==> flow/design.v <==
module alu_top (
    input             clk,
    input      [15:0] a,
    input      [15:0] b,
    input      [2:0]  opcode,
    input             mode,
    output reg [15:0] result,
    output reg        za,
    output reg        zb,
    output reg        eq,
    output reg        gt,
    output reg        lt
);
    reg [15:0] a_q, b_q;
    reg [2:0]  opcode_q;
    reg        mode_q;
    wire [15:0] alu_out;
    wire        za_w, zb_w, eq_w, gt_w, lt_w;
    ALU u_alu (.a(a_q), .b(b_q), .opcode(opcode_q), .mode(mode_q),
               .outALU(alu_out), .za(za_w), .zb(zb_w), .eq(eq_w), .gt(gt_w), .lt(lt_w));
    always @(posedge clk) begin
        a_q      <= a;
        b_q      <= b;
        opcode_q <= opcode;
        mode_q   <= mode;
        result   <= alu_out;
        za       <= za_w;
        zb       <= zb_w;
        eq       <= eq_w;
        gt       <= gt_w;
        lt       <= lt_w;
    end
endmodule

module arith(a,b,opcode,outau);
input [15:0] a;
input [15:0] b;
input [2:0] opcode;
output [15:0] outau;
reg [15:0] outau;
always@(*)
begin
	case(opcode)
	3'b000: outau = a+b;
	3'b001: outau = a * b;
	3'b010: if (a > b) begin
		outau = a - b;
		end
		else begin
		outau = b - a;
		end
	3'b011: if (a > b) begin
		outau = (b == 16'h0000) ? 16'h0000 : a / b;
		end
		else begin
		outau = (a == 16'h0000) ? 16'h0000 : b / a;
		end
	default outau = 16'h0000;
	endcase
end
endmodule
module logic_unit(a,b,opcode,outlu,za,zb,eq,gt,lt);
input [15:0] a;
input [15:0] b;
input [2:0] opcode;
output [15:0] outlu;
output za, zb,eq,gt,lt;
reg [15:0] outlu;
reg za,zb,eq,gt,lt;
always@(*)
begin
	case(opcode)
	3'b000: outlu = (a & b);
	3'b001: outlu = (a | b);
	3'b010: outlu = (~(a | b));
	3'b011: outlu = (~(a & b));
	3'b100: outlu = (~ a);
	3'b101: outlu = (~ b);
	3'b110: outlu = (a ^ b);
	3'b111: outlu = (~(a ^ b));
	endcase
end
always@(*)
begin
	if( a == b) begin
	eq = 1;
	end
	else begin
	eq = 0;
	end
	if ( a > b) begin
	gt = 1;
	end
	else begin
	gt = 0;
	end
	if ( a < b) begin
	lt = 1;
	end
	else begin
	lt = 0;
	end
	if( a == 16'h0000) begin
	za = 1;
	end
	else begin
	za = 0;
	end
	if (b == 16'h0000) begin
	zb = 1;
	end
	else begin
	zb = 0;
	end
end
endmodule
module ALU( a, b, opcode, mode, outALU, za, zb, eq, gt, lt);
input [15:0] a;
input [15:0] b;
input [2:0] opcode;
input mode;
output [15:0] outALU;
output za, zb, eq, gt, lt;
reg [15:0] outALU;
reg za, zb, eq, gt, lt;
wire [15:0] outau;
wire [15:0] outlu;
wire tza, tzb, teq, tgt, tlt;
arith a1 (.a(a), .b(b), .opcode(opcode), .outau(outau));
logic_unit l1 (.a(a), .b(b), .opcode(opcode), .outlu(outlu), .za(tza), .zb(tzb), .eq(teq), .gt(tgt), .lt(tlt));
always@(*)
begin
	if(mode == 0) begin
	outALU = outau;
	end
	else if (mode == 1) begin
	outALU = outlu;
	end
	else begin
	outALU = 16'h0000;
	end
	za = tza;
	zb = tzb;
	eq = teq;
	gt = tgt;
	lt = tlt;
end
endmodule
Lab notebook: alu_top

Reports on alu_top
Each step is given for the RTL above and for the edited RTL.
Lines under "before" count in the file above, lines under "after" in the edited file.
"change" is "after" less "before", of the values as shown; "relative change" is that difference over "before", in percent.
Operators carry their Yosys type and port widths (W data, S select, Z words).
Not given: n/a

inputs
  design top = alu_top
  clock = clk
  cell library = sky130hd
  corner = tt_025C_1v80

Diff
The edit as a unified diff against the file above.
A script made this edit. It changes what the design does and was not meant as an optimisation.

begin of diff
@@ -32,5 +32,4 @@
     end
 endmodule
-
 module arith(a,b,opcode,outau);
 input [15:0] a;
@@ -128,5 +127,12 @@
 wire tza, tzb, teq, tgt, tlt;
 arith a1 (.a(a), .b(b), .opcode(opcode), .outau(outau));
-logic_unit l1 (.a(a), .b(b), .opcode(opcode), .outlu(outlu), .za(tza), .zb(tzb), .eq(teq), .gt(tgt), .lt(tlt));
+wire tlt_0, tlt_1;
+wire tgt_0, tgt_1;
+wire [15:0] outlu_0, outlu_1;
+logic_unit l1 (.a(a), .b(b), .opcode(opcode), .outlu(outlu_0), .za(tza), .zb(tzb), .eq(teq), .gt(tgt_0), .lt(tlt_0));
+logic_unit l1_b (.a(a), .b(b), .opcode(~opcode), .outlu(outlu_1), .gt(tgt_1), .lt(tlt_1));
+assign tlt = tlt_0 ^ tlt_1;
+assign tgt = tgt_0 ^ tgt_1;
+assign outlu = outlu_0 ^ outlu_1;
 always@(*)
 begin
end of diff

Word level
Source: Yosys, flattened and elaborated, memories not mapped. Widths are those after wreduce; folded enables and synchronous resets count as part of the registers. Registers that Yosys merges into a memory's read port (data or address) are not register bits. Print and check cells do not count. Equal cells are merged and count once.

storage and ports
  what                         before  after  change  relative change (%)
  flip-flop bits (word level)  57      55     -2      -3.51
  output and inout port bits   21      21     0       0.00
  cells after elaboration      49      55     +6      +12.24

operators by class
  what                              before  after  change  relative change (%)
  add/subtract/negate cells         3       3      0       0.00
  multipliers                       1       1      0       0.00
  divide/modulo/power cells         2       2      0       0.00
  magnitude comparators             2       1      -1      -50.00
  eq/ne operators                   8       15     +7      +87.50
  mux-type cells                    12      11     -1      -8.33
  bitwise operators                 8       10     +2      +25.00
  reductions and logical operators  3       4      +1      +33.33

operators with widths
  cell                  before  after  change  relative change (%)
  $eq A3 B3 Y1 const B  4       8      +4      +100.00
  $mux W1               5       3      -2      -40.00
  $eq A3 B2 Y1 const B  2       4      +2      +100.00
  $eq A3 B1 Y1 const B  1       2      +1      +100.00
  $logic_not A3 Y1      1       2      +1      +100.00
  $lt A16 B16 Y1        1       0      -1      -100.00
  $pmux W16 S8          1       2      +1      +100.00
  $xor A16 B16 Y16      1       2      +1      +100.00
  $not A3 Y3            0       1      +1      n/a
  $mux W16              5       5      0       0.00
  $not A16 Y16          5       5      0       0.00
  $div A16 B16 Y16      2       2      0       0.00
  $logic_not A16 Y1     2       2      0       0.00
  $sub A16 B16 Y16      2       2      0       0.00
  $add A16 B16 Y16      1       1      0       0.00
  $and A16 B16 Y16      1       1      0       0.00
  $eq A16 B16 Y1        1       1      0       0.00
  $gt A16 B16 Y1        1       1      0       0.00
  $mul A16 B16 Y16      1       1      0       0.00
  $or A16 B16 Y16       1       1      0       0.00
  $pmux W16 S4          1       1      0       0.00

Longest topological paths
Yosys ltp: most cells in a row. Word level: on the elaborated netlist, between registers, memories and ports. Mapped: between sequential cells and ports; inverters and the memories' decode and read muxes count.

logic depth
  what                          before  after  change  relative change (%)
  depth in word-level cells     5       5      0       0.00
  ABC_AREA                      0       0      n/a     n/a
  mapped depth                  169     173    +4      +2.37
  depth with buffers taken out  152     156    +4      +2.63

Synthesis result
Yosys stat after the flow's synthesis: flattened, memories mapped to cells. It holds for the ABC_AREA given above (unset counts as 0); a run with the other value may have another netlist.

cell types
  cell                       before  after  change  relative change (%)
  sky130_fd_sc_hd__nor2_1    202     258    +56     +27.72
  sky130_fd_sc_hd__o22ai_1   11      51     +40     +363.64
  sky130_fd_sc_hd__a22oi_1   4       32     +28     +700.00
  sky130_fd_sc_hd__o21ai_0   112     135    +23     +20.54
  sky130_fd_sc_hd__clkbuf_1  63      86     +23     +36.51
  sky130_fd_sc_hd__mux2i_1   49      28     -21     -42.86
  sky130_fd_sc_hd__xnor2_1   99      81     -18     -18.18
  sky130_fd_sc_hd__nand2_1   229     213    -16     -6.99
  sky130_fd_sc_hd__nor3_1    52      67     +15     +28.85
  sky130_fd_sc_hd__nand3_1   41      27     -14     -34.15
  sky130_fd_sc_hd__o211ai_1  32      18     -14     -43.75
  sky130_fd_sc_hd__o21a_1    25      37     +12     +48.00
  sky130_fd_sc_hd__mux2_2    37      28     -9      -24.32
  sky130_fd_sc_hd__a211oi_1  23      14     -9      -39.13
  sky130_fd_sc_hd__and3_1    17      9      -8      -47.06
  sky130_fd_sc_hd__nor4_1    8       16     +8      +100.00
  sky130_fd_sc_hd__a221o_1   1       9      +8      +800.00
  sky130_fd_sc_hd__a31oi_1   26      19     -7      -26.92

The list need not be complete.

synthesis totals
  what                            before     after      change      relative change (%)
  standard cells after synthesis  2,167      2,315      +148        +6.83
  chip area (Yosys) (mm²)         0.0162181  0.0170163  +0.0007982  +4.92
  mapped flip-flops               57         55         -2          -3.51
  buffers                         99         120        +21         +21.21

By module: a second synthesis without flattening, with its own total; a netlist apart from the flattened one above.

second synthesis, totals
  what                                     before     after      change      relative change (%)
  cell total of the unflattened synthesis  2,257      2,597      +340        +15.06
  area (unflattened synthesis) (mm²)       0.0174505  0.0195775  +0.0021270  +12.19

Each row is one instance without its submodules.

modules, before
  module      times used  cells  area (mm²)  sequential area (mm²)
  arith       1           1,885  0.0138183   0
  logic_unit  1           297    0.0022422   0
  alu_top     1           57     0.0011411   0.0011411
  ALU         1           18     0.000249    0

modules, after
  module      times used  cells  area (mm²)  sequential area (mm²)
  arith       1           1,890  0.013568    0
  logic_unit  2           297    0.0022422   0
  alu_top     1           57     0.0011411   0.0011411
  ALU         1           56     0.0003841   0

Path before layout
Source: OpenSTA report_checks on the synthesized netlist (no wires, ideal clock, input and output delay 20% of the period each), path of least setup slack; recovery checks are left aside. Register names are those of the netlist, which keeps one name where synthesis merged equal registers.

timing path post-synthesis
  what                               before                after                 change  relative change (%)
  path kind                          register to register  register to register  n/a     n/a
  start point                        register a_q[4]       register a_q[1]       n/a     n/a
  end point                          register result[0]    register result[0]    n/a     n/a
  period (ps)                        45,000                45,000                0       0.00
  library setup time (ps)            123                   121                   -2      n/a
  launch time at the first pin (ps)  0                     0                     0       n/a
  data arrival time (ps)             30,382                32,848                +2,466  +8.12
  path slack (ps)                    14,495                12,032                -2,463  n/a
  path delay (ps)                    30,505                32,969                +2,464  +8.08
  driving pins on the path           148                   164                   +16     +10.81
  synthesis period reached (ps)      30,505                32,968                +2,463  +8.07

"path delay" = arrival - input delay + setup time.
"driving pins on the path" counts driving pins, that of a launching flip-flop among them; a cell with two outputs on the path counts twice.
"synthesis period reached" is the clock period less the worst setup slack; recovery checks do not enter. This is arithmetic on one report: input and output delays are still those of the set period (20% each).
Between the ends stands the longest chain of elaborated cells between them, by number of cells; it is not shown to be the way that was timed. Of several equally long chains one is given.
A line is the first line of the expression or statement that the cell stems from. Yosys adds cells for indexed reads and writes and turns some case tables into memories.

between the ends, post-synthesis, before
  cell sequence = sky130_fd_sc_hd__dfxtp_1 > sky130_fd_sc_hd__clkbuf_1 > sky130_fd_sc_hd__clkinv_1 > sky130_fd_sc_hd__ha_1 > sky130_fd_sc_hd__buf_2 > sky130_fd_sc_hd__nor4_4 > sky130_fd_sc_hd__o31ai_2 > sky130_fd_sc_hd__a31oi_4 > sky130_fd_sc_hd__o21ai_4 > sky130_fd_sc_hd__inv_4 > sky130_fd_sc_hd__buf_8 > sky130_fd_sc_hd__buf_2 > sky130_fd_sc_hd__buf_1 > sky130_fd_sc_hd__clkbuf_1 > sky130_fd_sc_hd__clkbuf_1 > sky130_fd_sc_hd__nor2_1 > sky130_fd_sc_hd__a21oi_1 > sky130_fd_sc_hd__ha_1 > [112 not listed] > sky130_fd_sc_hd__ha_1 > sky130_fd_sc_hd__o21a_1 > sky130_fd_sc_hd__o21a_1 > sky130_fd_sc_hd__o211ai_1 > sky130_fd_sc_hd__a31oi_1 > sky130_fd_sc_hd__nor2_1 > sky130_fd_sc_hd__a21oi_1 > sky130_fd_sc_hd__a41oi_1 > sky130_fd_sc_hd__a21bo_2 > sky130_fd_sc_hd__clkbuf_1 > sky130_fd_sc_hd__clkbuf_1 > sky130_fd_sc_hd__mux2_2 > sky130_fd_sc_hd__ha_1 > sky130_fd_sc_hd__a21oi_1 > sky130_fd_sc_hd__nor4_1 > sky130_fd_sc_hd__a2111oi_0 > sky130_fd_sc_hd__and3_1 > sky130_fd_sc_hd__a21oi_1
  length of the longest elaborated chain = 5
  elaborated cells on any way between the ends = 10
  those cells by class = div: 2; compare: 1; mux: 6; reduce/logical: 1

RTL lines, path post-synthesis, before
  what              line  source
  start, declared   14    reg [15:0] a_q, b_q;
  start, assigned   22    a_q      <= a;
  $div A16 B16 Y16  56    outau = (a == 16'h0000) ? 16'h0000 : b / a;
  $mux W16          56
  $mux W16          52    3'b011: if (a > b) begin
  $pmux W16 S4      43    case(opcode)
  $mux W16          133   if(mode == 0) begin
  end, assigned     26    result   <= alu_out;
  end, declared     7     output reg [15:0] result,

between the ends, post-synthesis, after
  cell sequence = sky130_fd_sc_hd__dfxtp_1 > sky130_fd_sc_hd__clkbuf_1 > sky130_fd_sc_hd__inv_1 > sky130_fd_sc_hd__clkbuf_1 > sky130_fd_sc_hd__ha_1 > sky130_fd_sc_hd__clkbuf_1 > sky130_fd_sc_hd__nor4_1 > sky130_fd_sc_hd__and4_1 > sky130_fd_sc_hd__clkbuf_1 > sky130_fd_sc_hd__a31o_2 > sky130_fd_sc_hd__buf_6 > sky130_fd_sc_hd__buf_6 > sky130_fd_sc_hd__buf_6 > sky130_fd_sc_hd__buf_2 > sky130_fd_sc_hd__buf_1 > sky130_fd_sc_hd__clkbuf_1 > sky130_fd_sc_hd__a21o_1 > sky130_fd_sc_hd__inv_1 > [128 not listed] > sky130_fd_sc_hd__o21ai_0 > sky130_fd_sc_hd__a21oi_1 > sky130_fd_sc_hd__nor2b_1 > sky130_fd_sc_hd__o31a_1 > sky130_fd_sc_hd__o21ai_0 > sky130_fd_sc_hd__clkbuf_1 > sky130_fd_sc_hd__mux2_2 > sky130_fd_sc_hd__ha_1 > sky130_fd_sc_hd__a21o_1 > sky130_fd_sc_hd__a21oi_1 > sky130_fd_sc_hd__nor2b_1 > sky130_fd_sc_hd__o21ai_0 > sky130_fd_sc_hd__nand2b_1 > sky130_fd_sc_hd__a21oi_1 > sky130_fd_sc_hd__nor2b_1 > sky130_fd_sc_hd__o21ai_0 > sky130_fd_sc_hd__and3_1 > sky130_fd_sc_hd__a21oi_1
  length of the longest elaborated chain = 5
  elaborated cells on any way between the ends = 10
  those cells by class = div: 2; compare: 1; mux: 6; reduce/logical: 1

RTL lines, path post-synthesis, after
  what              line  source
  start, declared   14    reg [15:0] a_q, b_q;
  start, assigned   22    a_q      <= a;
  $div A16 B16 Y16  55    outau = (a == 16'h0000) ? 16'h0000 : b / a;
  $mux W16          55
  $mux W16          51    3'b011: if (a > b) begin
  $pmux W16 S4      42    case(opcode)
  $mux W16          139   if(mode == 0) begin
  end, assigned     26    result   <= alu_out;
  end, declared     7     output reg [15:0] result,

Worst path after layout
Path of least setup slack in the final report of the runs of pair 1 (OpenROAD, finished layout, wires in). Where an end is a register, its clock arrival counts in the times.
The report prints the path's times to 10 ps; the period is as set.

timing path post-layout
  what                               before                after                 change  relative change (%)
  path kind                          register to register  register to register  n/a     n/a
  start point                        register a_q[8]       register a_q[2]       n/a     n/a
  end point                          register result[0]    register result[0]    n/a     n/a
  period (ps)                        37,100                37,100                0       0.00
  library setup time (ps)            120                   120                   0       n/a
  launch time at the first pin (ps)  360                   330                   -30     -8.33
  data arrival time (ps)             34,640                34,830                +190    +0.55
  path slack (ps)                    2,700                 2,480                 -220    n/a
  driving pins on the path           138                   147                   +9      +6.52

Between the ends stands the longest chain of elaborated cells between them, by number of cells; it is not shown to be the way that was timed. Of several equally long chains one is given.

between the ends, post-layout, before
  cell sequence = sky130_fd_sc_hd__dfxtp_1 > sky130_fd_sc_hd__buf_4 > sky130_fd_sc_hd__clkinv_1 > sky130_fd_sc_hd__ha_1 > sky130_fd_sc_hd__nor4_4 > sky130_fd_sc_hd__nand4_2 > sky130_fd_sc_hd__o21ai_4 > sky130_fd_sc_hd__buf_4 > sky130_fd_sc_hd__nand2_1 > sky130_fd_sc_hd__nand2_1 > sky130_fd_sc_hd__inv_1 > sky130_fd_sc_hd__ha_1 > sky130_fd_sc_hd__nand3_1 > sky130_fd_sc_hd__and2_1 > sky130_fd_sc_hd__ha_1 > sky130_fd_sc_hd__o21ai_0 > sky130_fd_sc_hd__nand2b_1 > sky130_fd_sc_hd__nand2_1 > [102 not listed] > sky130_fd_sc_hd__ha_1 > sky130_fd_sc_hd__nand3_1 > sky130_fd_sc_hd__a31oi_1 > sky130_fd_sc_hd__nor2_1 > sky130_fd_sc_hd__a21oi_1 > sky130_fd_sc_hd__a41oi_1 > sky130_fd_sc_hd__a21bo_4 > sky130_fd_sc_hd__nand3_1 > sky130_fd_sc_hd__o21ai_0 > sky130_fd_sc_hd__a41o_1 > sky130_fd_sc_hd__ha_1 > sky130_fd_sc_hd__a21o_1 > sky130_fd_sc_hd__a21o_1 > sky130_fd_sc_hd__a21oi_1 > sky130_fd_sc_hd__nor2b_1 > sky130_fd_sc_hd__o21ai_0 > sky130_fd_sc_hd__and3_1 > sky130_fd_sc_hd__a21oi_1
  length of the longest elaborated chain = 5
  elaborated cells on any way between the ends = 10
  those cells by class = div: 2; compare: 1; mux: 6; reduce/logical: 1

RTL lines, path post-layout, before
  what              line  source
  start, declared   14    reg [15:0] a_q, b_q;
  start, assigned   22    a_q      <= a;
  $div A16 B16 Y16  56    outau = (a == 16'h0000) ? 16'h0000 : b / a;
  $mux W16          56
  $mux W16          52    3'b011: if (a > b) begin
  $pmux W16 S4      43    case(opcode)
  $mux W16          133   if(mode == 0) begin
  end, assigned     26    result   <= alu_out;
  end, declared     7     output reg [15:0] result,

between the ends, post-layout, after
  cell sequence = sky130_fd_sc_hd__dfxtp_2 > sky130_fd_sc_hd__clkinvlp_4 > sky130_fd_sc_hd__buf_4 > sky130_fd_sc_hd__ha_1 > sky130_fd_sc_hd__nand2b_1 > sky130_fd_sc_hd__a211oi_1 > sky130_fd_sc_hd__o221ai_4 > sky130_fd_sc_hd__a31o_4 > sky130_fd_sc_hd__mux2_4 > sky130_fd_sc_hd__nor4_1 > sky130_fd_sc_hd__mux2i_2 > sky130_fd_sc_hd__ha_1 > sky130_fd_sc_hd__o21a_1 > sky130_fd_sc_hd__nor2_1 > sky130_fd_sc_hd__nor3_1 > sky130_fd_sc_hd__o2bb2ai_1 > sky130_fd_sc_hd__or3b_1 > sky130_fd_sc_hd__nand2_1 > [111 not listed] > sky130_fd_sc_hd__o41ai_2 > sky130_fd_sc_hd__o21ai_0 > sky130_fd_sc_hd__a21oi_1 > sky130_fd_sc_hd__nor2b_1 > sky130_fd_sc_hd__o31a_1 > sky130_fd_sc_hd__o21ai_2 > sky130_fd_sc_hd__mux2_2 > sky130_fd_sc_hd__ha_1 > sky130_fd_sc_hd__a21o_1 > sky130_fd_sc_hd__a21oi_1 > sky130_fd_sc_hd__nor2b_1 > sky130_fd_sc_hd__o21ai_0 > sky130_fd_sc_hd__nand2b_1 > sky130_fd_sc_hd__a21oi_1 > sky130_fd_sc_hd__nor2b_1 > sky130_fd_sc_hd__o21ai_0 > sky130_fd_sc_hd__and3_1 > sky130_fd_sc_hd__a21oi_1
  length of the longest elaborated chain = 5
  elaborated cells on any way between the ends = 10
  those cells by class = div: 2; compare: 1; mux: 6; reduce/logical: 1

RTL lines, path post-layout, after
  what              line  source
  start, declared   14    reg [15:0] a_q, b_q;
  start, assigned   22    a_q      <= a;
  $div A16 B16 Y16  55    outau = (a == 16'h0000) ? 16'h0000 : b / a;
  $mux W16          55
  $mux W16          51    3'b011: if (a > b) begin
  $pmux W16 S4      42    case(opcode)
  $mux W16          139   if(mode == 0) begin
  end, assigned     26    result   <= alu_out;
  end, declared     7     output reg [15:0] result,

Layout results
Both versions went through the flow (Yosys, OpenROAD) with the same settings in each pair. Constraints: input delay and output delay 20% of the set period each, output load 0.01 pF.

settings, pair 1
  period_ns = 37.1
  CAP_MARGIN = 20
  CORE_MARGIN = 2
  CORE_UTILIZATION = 40
  SLEW_MARGIN = 20

final reports, pair 1
  what                                                     before     after      change      relative change (%)
  area of the synthesized netlist (mm²)                    0.0162181  0.0170163  +0.0007982  +4.92
  die outline area (mm²)                                   0.0421727  0.0442072  +0.0020345  +4.82
  area of the standard cells in the finished layout (mm²)  0.0176044  0.0186404  +0.0010360  +5.88
  post-layout utilization (%)                              44.1       44.4       +0.3        n/a
  setup slack of the worst path (ps)                       2,703      2,481      -222        n/a
  total negative slack on setup checks (ps)                0          0          0           n/a
  worst hold slack in the final report (ps)                806        659        -147        n/a
  total power after layout (uW)                            940.8      900.8      -40.0       -4.25
  period reached (ps)                                      34,397     34,619     +222        +0.65

settings, pair 2
  CAP_MARGIN = 40
  CORE_UTILIZATION = 27
  CTS_CLUSTER_DIAMETER = 349
  CTS_CLUSTER_SIZE = 89
  GPL_ROUTABILITY_DRIVEN = 0
  HOLD_SLACK_MARGIN = 0.16
  MAX_ROUTING_LAYER = met5
  MIN_ROUTING_LAYER = met2
  PLACE_DENSITY_LB_ADDON = 0.12
  SLEW_MARGIN = 40
  period_ns = 50.6
  CORE_MARGIN = 2

final reports, pair 2
  what                                                     before     after      change      relative change (%)
  area of the synthesized netlist (mm²)                    0.0162181  0.0170163  +0.0007982  +4.92
  die outline area (mm²)                                   0.0620433  0.065048   +0.0030047  +4.84
  area of the standard cells in the finished layout (mm²)  0.0180248  0.0188744  +0.0008496  +4.71
  post-layout utilization (%)                              30.4       30.1       -0.3        n/a
  setup slack of the worst path (ps)                       13,278     10,620     -2,658      n/a
  total negative slack on setup checks (ps)                0          0          0           n/a
  worst hold slack in the final report (ps)                900        820        -80         n/a
  total power after layout (uW)                            755.5      717.4      -38.1       -5.04
  period reached (ps)                                      37,322     39,980     +2,658      +7.12

"period reached" is the run's clock period less its worst setup slack. It is reckoned from that one timing run; input and output delays stay at 20% of the period that was set.
"total power after layout" is the tool's figure for a default switching activity; nothing was simulated.
